==> flow/design.v <==
module register_async #(
  parameter integer WIDTH                 = 8
) (
  input  wire                             clk,
  input  wire                             reset,
  input  wire                             enable,
  input  wire        [ WIDTH -1 : 0 ]     in,
  output wire        [ WIDTH -1 : 0 ]     out
);
  reg [ WIDTH -1 : 0 ] out_reg;
  always @(posedge clk or posedge reset)
  begin
    if (reset)
      out_reg <= 'b0;
    else if (enable)
      out_reg <= in;
  end
  assign out = out_reg;
endmodule
module signed_adder #(
  parameter integer IN1_WIDTH             = 8,
  parameter integer IN2_WIDTH             = 8,
  parameter integer OUT_WIDTH             = 8
) (
  input  wire signed [ IN1_WIDTH  -1 : 0 ] a,
  input  wire signed [ IN2_WIDTH  -1 : 0 ] b,
  output wire signed [ OUT_WIDTH  -1 : 0 ] out
);
assign out = a + b;
endmodule
module accumulator #(
  parameter integer IN_WIDTH              = 8,
  parameter integer OUT_WIDTH             = 8
) (
  input  wire                             clk,
  input  wire                             reset,
  input  wire                             clear,
  input  wire signed [ IN_WIDTH  -1 : 0 ] in,
  output wire signed [ OUT_WIDTH -1 : 0 ] out
);
wire signed [OUT_WIDTH-1:0] next_out = clear ? in : in + out;
register_async #(
  .WIDTH        ( OUT_WIDTH   )
) acc_reg_inst (
  .clk          ( clk         ),
  .reset        ( reset       ),
  .enable       ( 1'b1        ),
  .in           ( next_out    ),
  .out          ( out         )
);
endmodule
module signed_spatial_mult #(
  parameter integer PRECISION                     = 8,                                    
  parameter integer L_PRECISION                   = 2,                                     
  parameter integer TOP_MODULE                    = 1,                                     
  parameter integer A_SIGN_EXTEND                 = 0,                                     
  parameter integer B_SIGN_EXTEND                 = 0,                                     
  parameter integer IN_WIDTH                      = (PRECISION/L_PRECISION) * PRECISION,   
  parameter integer A_WIDTH                       = IN_WIDTH,                              
  parameter integer B_WIDTH                       = IN_WIDTH,                              
  parameter integer OUT_WIDTH                     = PRECISION * 2 + A_SIGN_EXTEND + B_SIGN_EXTEND,                         
  parameter integer NUM_LEVELS                    = $clog2(PRECISION/L_PRECISION),         
  parameter integer MODE_WIDTH                    = 2 * NUM_LEVELS,                        
  parameter integer HALF_PRECISION                = PRECISION / 2                          
) (
  input                                           clk,
  input                                           reset,
  input  wire        [ 2              -1 : 0 ]    prev_level_mode,
  input  wire        [ MODE_WIDTH     -1 : 0 ]    mode,
  input  wire        [ A_WIDTH        -1 : 0 ]    a,
  input  wire        [ B_WIDTH        -1 : 0 ]    b,
  output wire        [ OUT_WIDTH      -1 : 0 ]    out
);
genvar ii, jj, kk;
generate
    wire [2-1:0] higher_level_mode;
    if (TOP_MODULE == 1)
      assign higher_level_mode = 2'b0;
    else
      assign higher_level_mode = prev_level_mode;
    localparam integer A_SIGNED_WIDTH = A_WIDTH + A_SIGN_EXTEND;
    localparam integer B_SIGNED_WIDTH = B_WIDTH + B_SIGN_EXTEND;
    wire signed [ A_SIGNED_WIDTH -1 : 0 ] a_signed;
    wire signed [ B_SIGNED_WIDTH -1 : 0 ] b_signed;
    wire signed [ OUT_WIDTH      -1 : 0 ] out_signed;
    wire a_mode, b_mode;
    assign {a_mode, b_mode} = prev_level_mode;
    assign a_signed = {a_mode && a[IN_WIDTH-1], a};
    assign b_signed = {b_mode && b[IN_WIDTH-1], b};
  if (PRECISION == L_PRECISION)
  begin: FULL_PRECISION  
    assign out_signed = a_signed * b_signed;
    assign out = out_signed;
  end
  else
  begin: LP_MULT_INST
    wire [1:0] curr_level_mode = mode[MODE_WIDTH-1:MODE_WIDTH-2];
    localparam integer LP_MULT_IN_W = IN_WIDTH / 4;
    wire [ LP_MULT_IN_W - 1 : 0 ] a_0;
    wire [ LP_MULT_IN_W - 1 : 0 ] a_1;
    wire [ LP_MULT_IN_W - 1 : 0 ] a_2;
    wire [ LP_MULT_IN_W - 1 : 0 ] a_3;
    wire [ LP_MULT_IN_W - 1 : 0 ] b_0;
    wire [ LP_MULT_IN_W - 1 : 0 ] b_1;
    wire [ LP_MULT_IN_W - 1 : 0 ] b_2;
    wire [ LP_MULT_IN_W - 1 : 0 ] b_3;
    localparam integer II_MAX = PRECISION/(L_PRECISION*2);
    localparam integer JJ_MAX = PRECISION/(L_PRECISION*2); 
    if (TOP_MODULE == 1)
    begin: B_TRANSPOSE
      for (ii=0; ii<II_MAX; ii=ii+1)
      begin: LOOP_II
        for (jj=0; jj<JJ_MAX; jj=jj+1)
        begin: LOOP_JJ
          for (kk=0; kk<L_PRECISION; kk=kk+1)
          begin: LOOP_KK
            assign b_0[kk+L_PRECISION*(jj+ii*JJ_MAX)] = b[kk+L_PRECISION*((ii + 0     )+(jj + 0     )*JJ_MAX*2)];
            assign b_1[kk+L_PRECISION*(jj+ii*JJ_MAX)] = b[kk+L_PRECISION*((ii + 0     )+(jj + II_MAX)*JJ_MAX*2)];
            assign b_2[kk+L_PRECISION*(jj+ii*JJ_MAX)] = b[kk+L_PRECISION*((ii + JJ_MAX)+(jj + 0     )*JJ_MAX*2)];
            assign b_3[kk+L_PRECISION*(jj+ii*JJ_MAX)] = b[kk+L_PRECISION*((ii + JJ_MAX)+(jj + II_MAX)*JJ_MAX*2)];
          end
        end
      end
    end else
    begin
      for (ii=0; ii<II_MAX; ii=ii+1)
      begin: LOOP_II
        for (jj=0; jj<JJ_MAX; jj=jj+1)
        begin: LOOP_JJ
          for (kk=0; kk<L_PRECISION; kk=kk+1)
          begin: LOOP_KK
            assign b_0[kk+L_PRECISION*(jj+ii*JJ_MAX)] = b[kk+L_PRECISION*((jj + 0     )+(ii + 0     )*JJ_MAX*2)];
            assign b_1[kk+L_PRECISION*(jj+ii*JJ_MAX)] = b[kk+L_PRECISION*((jj + JJ_MAX)+(ii + 0     )*JJ_MAX*2)];
            assign b_2[kk+L_PRECISION*(jj+ii*JJ_MAX)] = b[kk+L_PRECISION*((jj + 0     )+(ii + II_MAX)*JJ_MAX*2)];
            assign b_3[kk+L_PRECISION*(jj+ii*JJ_MAX)] = b[kk+L_PRECISION*((jj + JJ_MAX)+(ii + II_MAX)*JJ_MAX*2)];
          end
        end
      end
    end
    for (ii=0; ii<II_MAX; ii=ii+1)
    begin: LOOP_II
      for (jj=0; jj<JJ_MAX; jj=jj+1)
      begin: LOOP_JJ
        for (kk=0; kk<L_PRECISION; kk=kk+1)
        begin: LOOP_KK
          assign a_0[kk+L_PRECISION*(jj+ii*JJ_MAX)] = a[kk+L_PRECISION*((jj + 0     )+(ii + 0     )*JJ_MAX*2)];
          assign a_1[kk+L_PRECISION*(jj+ii*JJ_MAX)] = a[kk+L_PRECISION*((jj + JJ_MAX)+(ii + 0     )*JJ_MAX*2)];
          assign a_2[kk+L_PRECISION*(jj+ii*JJ_MAX)] = a[kk+L_PRECISION*((jj + 0     )+(ii + II_MAX)*JJ_MAX*2)];
          assign a_3[kk+L_PRECISION*(jj+ii*JJ_MAX)] = a[kk+L_PRECISION*((jj + JJ_MAX)+(ii + II_MAX)*JJ_MAX*2)];
        end
      end
    end
    wire signed [ PRECISION + 1             + 1             -1 : 0 ] pp_0;
    wire signed [ PRECISION + A_SIGN_EXTEND + 1             -1 : 0 ] pp_1;
    wire signed [ PRECISION + 1             + B_SIGN_EXTEND -1 : 0 ] pp_2;
    wire signed [ PRECISION + A_SIGN_EXTEND + B_SIGN_EXTEND -1 : 0 ] pp_3;
    wire [MODE_WIDTH-3:0] lower_level_mode;
    if (PRECISION == L_PRECISION*2)
    begin: LAST_LEVEL
      assign lower_level_mode = 'b0;
    end
    else
    begin: NEXT_LEVEL
      assign lower_level_mode = mode[MODE_WIDTH-3:0];
    end
    wire [2-1:0] m0_sign_mode;
    wire [2-1:0] m1_sign_mode;
    wire [2-1:0] m2_sign_mode;
    wire [2-1:0] m3_sign_mode;
    assign m0_sign_mode = curr_level_mode;
    assign m1_sign_mode = {higher_level_mode[1], curr_level_mode[0]};
    assign m2_sign_mode = {curr_level_mode[1], higher_level_mode[0]};
    assign m3_sign_mode = higher_level_mode;
    signed_spatial_mult #(HALF_PRECISION, L_PRECISION, 0, 1            , 1            ) m0 (clk, reset, m0_sign_mode, lower_level_mode, a_0, b_0, pp_0);
    signed_spatial_mult #(HALF_PRECISION, L_PRECISION, 0, A_SIGN_EXTEND, 1            ) m1 (clk, reset, m1_sign_mode, lower_level_mode, a_1, b_1, pp_1);
    signed_spatial_mult #(HALF_PRECISION, L_PRECISION, 0, 1            , B_SIGN_EXTEND) m2 (clk, reset, m2_sign_mode, lower_level_mode, a_2, b_2, pp_2);
    signed_spatial_mult #(HALF_PRECISION, L_PRECISION, 0, A_SIGN_EXTEND, B_SIGN_EXTEND) m3 (clk, reset, m3_sign_mode, lower_level_mode, a_3, b_3, pp_3);
    wire signed [OUT_WIDTH-1:0] spp_0;
    wire signed [OUT_WIDTH-1:0] spp_1;
    wire signed [OUT_WIDTH-1:0] spp_2;
    wire signed [OUT_WIDTH-1:0] spp_3;
    reg [1:0] s_0;
    reg [1:0] s_1;
    reg [1:0] s_2;
    reg [1:0] s_3;
    always @(*) begin
      case (curr_level_mode)
        0: begin
          s_0 = 2'd0;
          s_1 = 2'd1;
          s_2 = 2'd1;
          s_3 = 2'd2;
        end
        1: begin
          s_0 = 2'd0;
          s_1 = 2'd1;
          s_2 = 2'd0;
          s_3 = 2'd1;
        end
        2: begin
          s_0 = 2'd0;
          s_1 = 2'd0;
          s_2 = 2'd1;
          s_3 = 2'd1;
        end
        3: begin
          s_0 = 2'd0;
          s_1 = 2'd0;
          s_2 = 2'd0;
          s_3 = 2'd0;
        end
      endcase
    end
    assign spp_0 = pp_0 <<< (s_0 * HALF_PRECISION);
    assign spp_1 = pp_1 <<< (s_1 * HALF_PRECISION);
    assign spp_2 = pp_2 <<< (s_2 * HALF_PRECISION);
    assign spp_3 = pp_3 <<< (s_3 * HALF_PRECISION);
    assign out = spp_0 + spp_1 + spp_2 + spp_3;
  end  
  endgenerate
endmodule
module systolic_array #(
  parameter integer ARRAY_N               = 4,
  parameter integer ARRAY_M               = 2,
  parameter integer PMAX                  = 8,
  parameter integer PMIN                  = 2,
  parameter integer ACT_WIDTH             = ARRAY_N * PMAX * (PMAX/PMIN),
  parameter integer WGT_WIDTH             = ARRAY_M * ARRAY_N * PMAX * (PMAX/PMIN),
  parameter integer ACCUMULATOR_WIDTH     = 4 * PMAX,
  parameter integer OUT_WIDTH             = ARRAY_M * ACCUMULATOR_WIDTH,
  parameter integer MODE_WIDTH            = $clog2(PMAX/PMIN) * 2
) (
  input  wire                               clk,
  input  wire                               reset,
  input  wire                               out_valid,
  input  wire                               acc_clear,
  input  wire        [ ACT_WIDTH  -1 : 0 ]  activation_in,
  input  wire        [ WGT_WIDTH  -1 : 0 ]  weight_in,
  input  wire        [ MODE_WIDTH -1 : 0 ]  mode,
  output wire        [ OUT_WIDTH  -1 : 0 ]  activation_out,
  output wire                               activation_valid
);
  localparam integer MULT_IN_WIDTH = PMAX * PMAX / PMIN;
  localparam integer MULT_OUT_WIDTH = 2 * PMAX;
  localparam integer ADDER_OUT_WIDTH = 2 * PMAX + $clog2(ARRAY_N);
  localparam integer SYSTOLIC_OUT_WIDTH = ADDER_OUT_WIDTH * ARRAY_M;
  wire        [ OUT_WIDTH          -1 : 0 ]  accumulator_out;
  wire        [ SYSTOLIC_OUT_WIDTH -1 : 0 ]  systolic_out;
  wire        [ ARRAY_M            -1 : 0 ]  systolic_out_valid;
  wire        [ ARRAY_M            -1 : 0 ]  _systolic_out_valid;
  wire        [ ARRAY_M            -1 : 0 ]  systolic_acc_clear;
  wire        [ ARRAY_M            -1 : 0 ]  _systolic_acc_clear;
  genvar n, m;
  generate
  for (m=0; m<ARRAY_M; m=m+1)
  begin: LOOP_INPUT_FORWARD
    for (n=0; n<ARRAY_N; n=n+1)
    begin: LOOP_OUTPUT_FORWARD
      wire        [ MULT_IN_WIDTH   -1 : 0 ] a;          
      wire        [ MULT_IN_WIDTH   -1 : 0 ] b;          
      wire signed [ MULT_OUT_WIDTH  -1 : 0 ] mult_out;   
      wire signed [ ADDER_OUT_WIDTH -1 : 0 ] mac_out;    
      wire        [ ADDER_OUT_WIDTH -1 : 0 ] adder_out;  
      if (m == 0)
      begin
        assign a = activation_in[n*MULT_IN_WIDTH+:MULT_IN_WIDTH];
      end
      else
      begin
        wire  [ MULT_IN_WIDTH -1 : 0 ] fwd_a;
        assign fwd_a = LOOP_INPUT_FORWARD[m-1].LOOP_OUTPUT_FORWARD[n].a;
        register_async #(MULT_IN_WIDTH) fwd_a_reg (clk, reset, 1'b1, fwd_a, a);
      end
      assign b = weight_in[(n + m*ARRAY_N)*MULT_IN_WIDTH+:MULT_IN_WIDTH];
      signed_spatial_mult #(
       .PRECISION           ( PMAX              ),   
       .L_PRECISION         ( PMIN              ),   
       .TOP_MODULE          ( 1                 )    
      ) mult_inst (
        .clk                ( clk               ),   
        .reset              ( reset             ),   
        .prev_level_mode    ( 2'b0              ),   
        .mode               ( mode              ),   
        .a                  ( a                 ),   
        .b                  ( b                 ),   
        .out                ( mult_out          )    
      );
      if (n > 0)
      begin: ADD_MULT_OUT
        wire signed [ ADDER_OUT_WIDTH -1 : 0 ] prev_mac_out;
        assign prev_mac_out = LOOP_INPUT_FORWARD[m].LOOP_OUTPUT_FORWARD[n-1].adder_out;
        signed_adder #(
          .IN1_WIDTH        ( MULT_OUT_WIDTH    ),
          .IN2_WIDTH        ( ADDER_OUT_WIDTH   ),
          .OUT_WIDTH        ( ADDER_OUT_WIDTH   )
        ) adder_inst (
          .a                ( mult_out          ),
          .b                ( prev_mac_out      ),
          .out              ( mac_out           )
        );
      end
      else
      begin
        assign mac_out = mult_out;
      end
      wire enable;
      assign enable = 1'b1;
      register_async #(
        .WIDTH              ( ADDER_OUT_WIDTH   )
      ) reg_inst (
        .clk                ( clk               ),   
        .reset              ( reset             ),   
        .enable             ( enable            ),   
        .in                 ( mac_out           ),   
        .out                ( adder_out         )    
      );
      if (n == ARRAY_N - 1)
      begin
        assign systolic_out[m*ADDER_OUT_WIDTH+:ADDER_OUT_WIDTH] = adder_out;
      end
    end
  end
  endgenerate
  register_async #(1) out_valid_delay1 (clk, reset, 1'b1, out_valid, _systolic_out_valid[0]);
  register_async #(1) out_valid_delay2 (clk, reset, 1'b1, _systolic_out_valid[0], systolic_out_valid[0]);
  register_async #(1) acc_clear_delay1 (clk, reset, 1'b1, acc_clear, _systolic_acc_clear[0]);
  assign systolic_acc_clear[0] = _systolic_acc_clear[0];
  genvar i;
  generate
  for (i=1; i<ARRAY_M; i=i+1)
  begin: CLEAR_AND_VALID
    register_async #(1) out_valid_delay2 (clk, reset, 1'b1, systolic_out_valid[i-1], systolic_out_valid[i]);
    register_async #(1) acc_clear_delay1 (clk, reset, 1'b1, systolic_acc_clear[i-1], systolic_acc_clear[i]);
  end
  endgenerate
  assign activation_out = accumulator_out;
  assign activation_valid = |systolic_out_valid;  
  generate
  for (i=0; i<ARRAY_M; i=i+1)
  begin: ACCUMULATOR
    wire acc_clr;
    wire [ADDER_OUT_WIDTH-1:0] acc_in;
    wire [ACCUMULATOR_WIDTH-1:0] acc_out;
    wire acc_out_valid;
    assign acc_clr = systolic_acc_clear[i];
    assign acc_in = systolic_out[i * ADDER_OUT_WIDTH +: ADDER_OUT_WIDTH];
    assign accumulator_out[ACCUMULATOR_WIDTH*i+:ACCUMULATOR_WIDTH] = acc_out;
    assign acc_out_valid = systolic_out_valid[i];
    accumulator #(
      .IN_WIDTH           ( ADDER_OUT_WIDTH     ),
      .OUT_WIDTH          ( ACCUMULATOR_WIDTH   )
    ) acc_inst (
      .clk                ( clk                 ),
      .reset              ( reset               ),
      .clear              ( acc_clr             ),
      .in                 ( acc_in              ),
      .out                ( acc_out             )
    );
  end
  endgenerate
endmodule
Tool chain data of systolic_array

What the tools print for systolic_array, step after step.
Line numbers count from 1 in the design file above.
Library cell names are shortened.
Not given: n/a

Design top: systolic_array
Clock input: clk
Standard-cell library: sky130hd
Corner: tt_025C_1v80

Elaborated design

Source: Yosys, flattened and elaborated, memories not mapped. Widths are those after wreduce; folded enables and synchronous resets count as part of the registers. Registers that Yosys merges into a memory's read port (data or address) are not register bits. Print and check cells do not count. Equal cells are merged and count once.

Input bits: 392
Output and inout bits: 65
Flip-flop bits (word level): 335
Cells after elaboration: 658

Add/subtract/negate cells: 128
$mul: 128
Reduce/logical cells: 207
Shifts and indexed selects: 160
Equal/unequal tests: 6
Muxes and demuxes: 10

Operator list:

| kind                                           | number |
| 3-bit by 3-bit multiplier with 6-bit output    | 72 |
| 9-bit adder                                    | 48 |
| 16-bit adder                                   | 24 |
| 6-bit by 3-bit <<< shifter with 10-bit output  | 32 |
| 5-bit by 3-bit <<< shifter with 9-bit output   | 32 |
| 6-bit by 3-bit <<< shifter with 9-bit output   | 32 |
| 9-bit by 4-bit <<< shifter with 16-bit output  | 16 |
| 10-bit adder                                   | 24 |
| 2-bit by 3-bit multiplier with 5-bit output    | 24 |
| 3-bit by 2-bit multiplier with 5-bit output    | 24 |
| 1-bit logical AND                              | 192 |
| 8-bit adder                                    | 24 |
| 10-bit by 4-bit <<< shifter with 16-bit output | 8 |
| 5-bit by 3-bit <<< shifter with 8-bit output   | 16 |
| 8-bit by 4-bit <<< shifter with 16-bit output  | 8 |
| 18-bit by 32-bit adder with 32-bit output      | 2 |
| 2-bit by 2-bit multiplier with 4-bit output    | 8 |
| 4-bit by 3-bit <<< shifter with 8-bit output   | 8 |
| 6-bit by 3-bit <<< shifter with 8-bit output   | 8 |
| 32-bit 2-to-1 mux                              | 2 |
| 16-bit by 17-bit adder with 18-bit output      | 2 |
| 16-bit by 18-bit adder with 18-bit output      | 2 |
| 16-bit by 16-bit adder with 17-bit output      | 2 |
| 2-bit OR reduction                             | 11 |
| 2-bit parallel mux with 2-bit select           | 4 |
| 2-bit parallel mux with 3-bit select           | 2 |
| 2-bit equality test (second input constant)    | 4 |
| 4-bit OR reduction                             | 2 |

Other operator kinds: 3; their cells: 6.

Longest topological paths

Depth = most cells in a row (Yosys ltp): at word level without a register or memory, in the mapped netlist without a sequential cell, where the memories' decode and read muxes count.

Depth in word-level cells: 12
ABC_AREA: 1
Mapped depth: 60
Gate-level depth less buffers: 57

After synthesis

Source: synth_stat.txt of the flow (Yosys; design flattened, memories mapped). It holds for the ABC_AREA given above (unset counts as 0); a run with the other value may have another netlist.
Totals and module areas in this step are rounded.

Buffer cells: 245
Cell count: 11399
Flip-flop cells: 335
Area of sequential cells: 8380 sq um
Chip area (Yosys): 85600 sq um

Cells by type:

| cell     | number | area in all (sq um) |
| fa_1     | 1155   | 2.31E+04 |
| ha_1     | 1047   | 1.31E+04 |
| inv_1    | 2640   | 9.91E+03 |
| nand2_1  | 2339   | 8779.67 |
| dfrtp_1  | 335    | 8383.04 |
| o21ai_0  | 700    | 3503.36 |
| xor2_1   | 372    | 3.26E+03 |
| a21oi_1  | 537    | 2.69E+03 |
| xnor2_1  | 295    | 2.58E+03 |
| nand3_1  | 452    | 2262.17 |
| nor2_1   | 567    | 2.13E+03 |
| or2_2    | 247    | 1.55E+03 |
| clkbuf_1 | 195    | 731.952 |
| o21bai_1 | 49     | 367.853 |
| a21o_1   | 45     | 337.824 |
| a31oi_1  | 52     | 325.312 |
| nand3b_1 | 24     | 180.173 |
| nand4_1  | 28     | 175.168 |

Other cell types: 41; their cells: 320.

Timing after synthesis

OpenSTA on the mapped netlist: ideal clock, no wires. The path of least setup slack (recovery checks aside). Input and output delay are each 20% of the period. Register names are those of the netlist, which keeps one name where synthesis merged equal registers.

Kind: input to register
Start point: in mode[0]
End point: reg LOOP_INPUT_FORWARD[1].LOOP_OUTPUT_FORWARD[3].reg_inst.out_reg[17]
Setup slack: -0.576 ns
Library setup time: 0.113 ns
Arrival time: 11.463 ns
Data required time: 10.887 ns
Stages: 58
Time at the first pin: 2.200 ns
External input delay: 2.200 ns
Period: 11.0 ns
Delay of the path: 9.376 ns
Buffers on the path: 3
Synthesis period reached: 11.576 ns

"delay of the path" = arrival - input delay + setup time.
"stages": output pins that drive a net of the path, with the launching flip-flop's if there is one; two outputs of one cell count as two.
"synthesis period reached" = period - worst setup slack (recovery checks aside). The figure is calculated, with input and output delays left at 20% of the set period.
Between the ends stands the longest chain of elaborated cells between them, by number of cells; it is not shown to be the way that was timed. Of several equally long chains one is given.
Each line given opens the expression or statement behind the cell; cells for indexed reads and writes are added by Yosys, which also makes memories of some case tables.

Cell sequence: clkbuf_1 -> clkbuf_1 -> buf_2 -> nand2_1 -> or2_2 -> fa_1 -> inv_1 -> ha_1 -> inv_1 -> o21bai_1 -> ha_1 -> fa_1 -> xor2_1 -> xnor2_1 -> nand2_1 -> o21ai_0 -> fa_1 -> inv_1 -> [22 not listed] -> nand2_1 -> nand3_1 -> nand2_1 -> nand2_1 -> nand2_1 -> a21oi_1 -> inv_1 -> nand3_1 -> nand2_1 -> ha_1 -> nand4_1 -> nor3_1 -> nand4_1 -> nand3_1 -> xor2_1 -> nand3_1 -> nand2_1 -> inv_1
Cells in the longest elaborated chain: 12
Elaborated cells between the ends (all ways): 66
RTL lines with such cells: 9
Those cells by class: add/sub: 16; mul: 8; eq/ne: 3; shift: 20; mux: 4; reduce/logical: 15

RTL lines, path post-synthesis:

| element                                        | line | source |
| start: declaration                             | 239  | `input  wire        [ MODE_WIDTH -1 : 0 ]  mode,` |
| 2-bit equality test                            | 187  | `case (curr_level_mode)` |
| 4-bit OR reduction                             | n/a  |  |
| 2-bit 2-to-1 mux                               | 187  |  |
| 6-bit by 3-bit <<< shifter with 10-bit output  | 214  | `assign spp_0 = pp_0 <<< (s_0 * HALF_PRECISION);` |
| 10-bit adder (3 in a row)                      | 218  | `assign out = spp_0 + spp_1 + spp_2 + spp_3;` |
| 10-bit by 4-bit <<< shifter with 16-bit output | 214  |  |
| 16-bit adder (3 in a row)                      | 218  |  |
| 16-bit by 18-bit adder with 18-bit output      | 29   | `assign out = a + b;` |
| end: assignment                                | 14   | `out_reg <= 'b0;` |
| end: assignment                                | 16   | `out_reg <= in;` |
| end: declaration                               | 10   | `reg [ WIDTH -1 : 0 ] out_reg;` |

Worst path after layout

From the final timing report of run A: the path of least setup slack in the routed layout; clock arrival at registers is part of the times.

Kind: input to register
Start point: in activation_in[115]
End point: reg LOOP_INPUT_FORWARD[0].LOOP_OUTPUT_FORWARD[3].reg_inst.out_reg[17]
Data required time: 14.31 ns
Stages: 51
Setup slack: 1.24 ns
Time at the first pin: 2.74 ns
External input delay: 2.74 ns
Library setup time: 0.07 ns
Arrival time: 13.07 ns
Period: 13.7 ns
Buffers on the path: 1

Between the ends stands the longest chain of elaborated cells between them, by number of cells; it is not shown to be the way that was timed. Of several equally long chains one is given.

Cell sequence: clkdlybuf4s50_1 -> nand2_1 -> nor2_1 -> inv_1 -> fa_1 -> inv_1 -> ha_1 -> inv_1 -> o21bai_1 -> ha_1 -> fa_1 -> xnor2_1 -> xnor2_1 -> inv_1 -> nor2_1 -> o21bai_1 -> inv_1 -> fa_1 -> [15 not listed] -> ha_1 -> a21oi_1 -> nor2_1 -> a211oi_1 -> o211ai_1 -> a31oi_1 -> inv_1 -> nand3_1 -> nand2_1 -> ha_1 -> inv_1 -> nor3_1 -> nor3b_1 -> nand3_1 -> nand3_1 -> xnor2_1 -> nand3b_1 -> nand2_1
Cells in the longest elaborated chain: 10
Elaborated cells between the ends (all ways): 10
RTL lines with such cells: 6
Those cells by class: add/sub: 6; mul: 1; shift: 2; reduce/logical: 1

RTL lines, path post-layout:

| element                                       | line | source |
| start: declaration                            | 237  | `input  wire        [ ACT_WIDTH  -1 : 0 ]  activation_in,` |
| 1-bit logical AND                             | 88   | `assign a_signed = {a_mode && a[IN_WIDTH-1], a};` |
| 3-bit by 3-bit multiplier with 6-bit output   | 92   | `assign out_signed = a_signed * b_signed;` |
| 6-bit by 3-bit <<< shifter with 9-bit output  | 215  | `assign spp_1 = pp_1 <<< (s_1 * HALF_PRECISION);` |
| 9-bit adder (3 in a row)                      | 218  | `assign out = spp_0 + spp_1 + spp_2 + spp_3;` |
| 9-bit by 4-bit <<< shifter with 16-bit output | 216  | `assign spp_2 = pp_2 <<< (s_2 * HALF_PRECISION);` |
| 16-bit adder (2 in a row)                     | 218  |  |
| 16-bit by 18-bit adder with 18-bit output     | 29   | `assign out = a + b;` |
| end: assignment                               | 14   | `out_reg <= 'b0;` |
| end: assignment                               | 16   | `out_reg <= in;` |
| end: declaration                              | 10   | `reg [ WIDTH -1 : 0 ] out_reg;` |

Appendix: measured runs

Top module systolic_array; platform sky130hd; tools Yosys and OpenROAD; 3 stored runs in no particular order. Input and output delays are each 20% of the period that was set; the output load is 0.01 pF.
"reached clock period" means the clock period less the worst setup slack. The figure is calculated, with input and output delays left at 20% of the set period.
By "time used up by the worst setup path" is meant the share of the clock period that the worst setup path is allowed (20% is reserved at inputs, 20% at outputs), minus its slack. Clock arrival times at its registers enter into it.
Measured values are rounded.
A setting shown as -- is not set for that run.
Results: -- = not shown.

| name                                      | run A             | run B | run C             |
| ABC_AREA                                  | 1                 | --    | --                |
| CELL_PAD_IN_SITES_GLOBAL_PLACEMENT        | 2                 | 3     | --                |
| CORE_ASPECT_RATIO                         | 0.71              | 1.78  | 1.42              |
| CORE_MARGIN                               | 3                 | 2     | 2                 |
| CORE_UTILIZATION                          | 50                | 50    | 69                |
| CTS_CLUSTER_DIAMETER                      | 164               | 164   | --                |
| CTS_CLUSTER_SIZE                          | 100               | 100   | 36                |
| GPL_ROUTABILITY_DRIVEN                    | 0                 | --    | 1                 |
| GPL_TIMING_DRIVEN                         | 1                 | 0     | --                |
| HOLD_SLACK_MARGIN                         | 0.28              | --    | 0.15              |
| MAX_ROUTING_LAYER                         | met4              | met4  | --                |
| PLACE_DENSITY                             | 0.47              | --    | --                |
| SLEW_MARGIN                               | 35                | 35    | 20                |
| TNS_END_PERCENT                           | 40                | 30    | --                |
| period_ns                                 | 13.7              | 13.7  | 19.3              |
| CAP_MARGIN                                | 20                | 20    | 20                |
| SETUP_SLACK_MARGIN                        | --                | 0.37  | --                |
| chip area after synthesis (Yosys) (sq um) | 85600             | --    | 82200             |
| full die area (sq um)                     | 176000            | --    | 122000            |
| standard-cell area after layout (sq um)   | 93500             | --    | 89800             |
| utilization of the finished layout (%)    | 55.2              | --    | 76.1              |
| worst setup slack after layout (ns)       | 1.24              | --    | 5.04              |
| total negative setup slack (ns)           | 0.000             | --    | 0.000             |
| lowest hold slack (ns)                    | 0.317             | --    | 0.350             |
| reached clock period (ns)                 | 12.461            | --    | 14.256            |
| time used up by the worst setup path (ns) | 9.72              | --    | 10.40             |
| kind of the worst setup path              | input to register | --    | input to register |

Run B: did not finish, placement stopped with GPL-0301
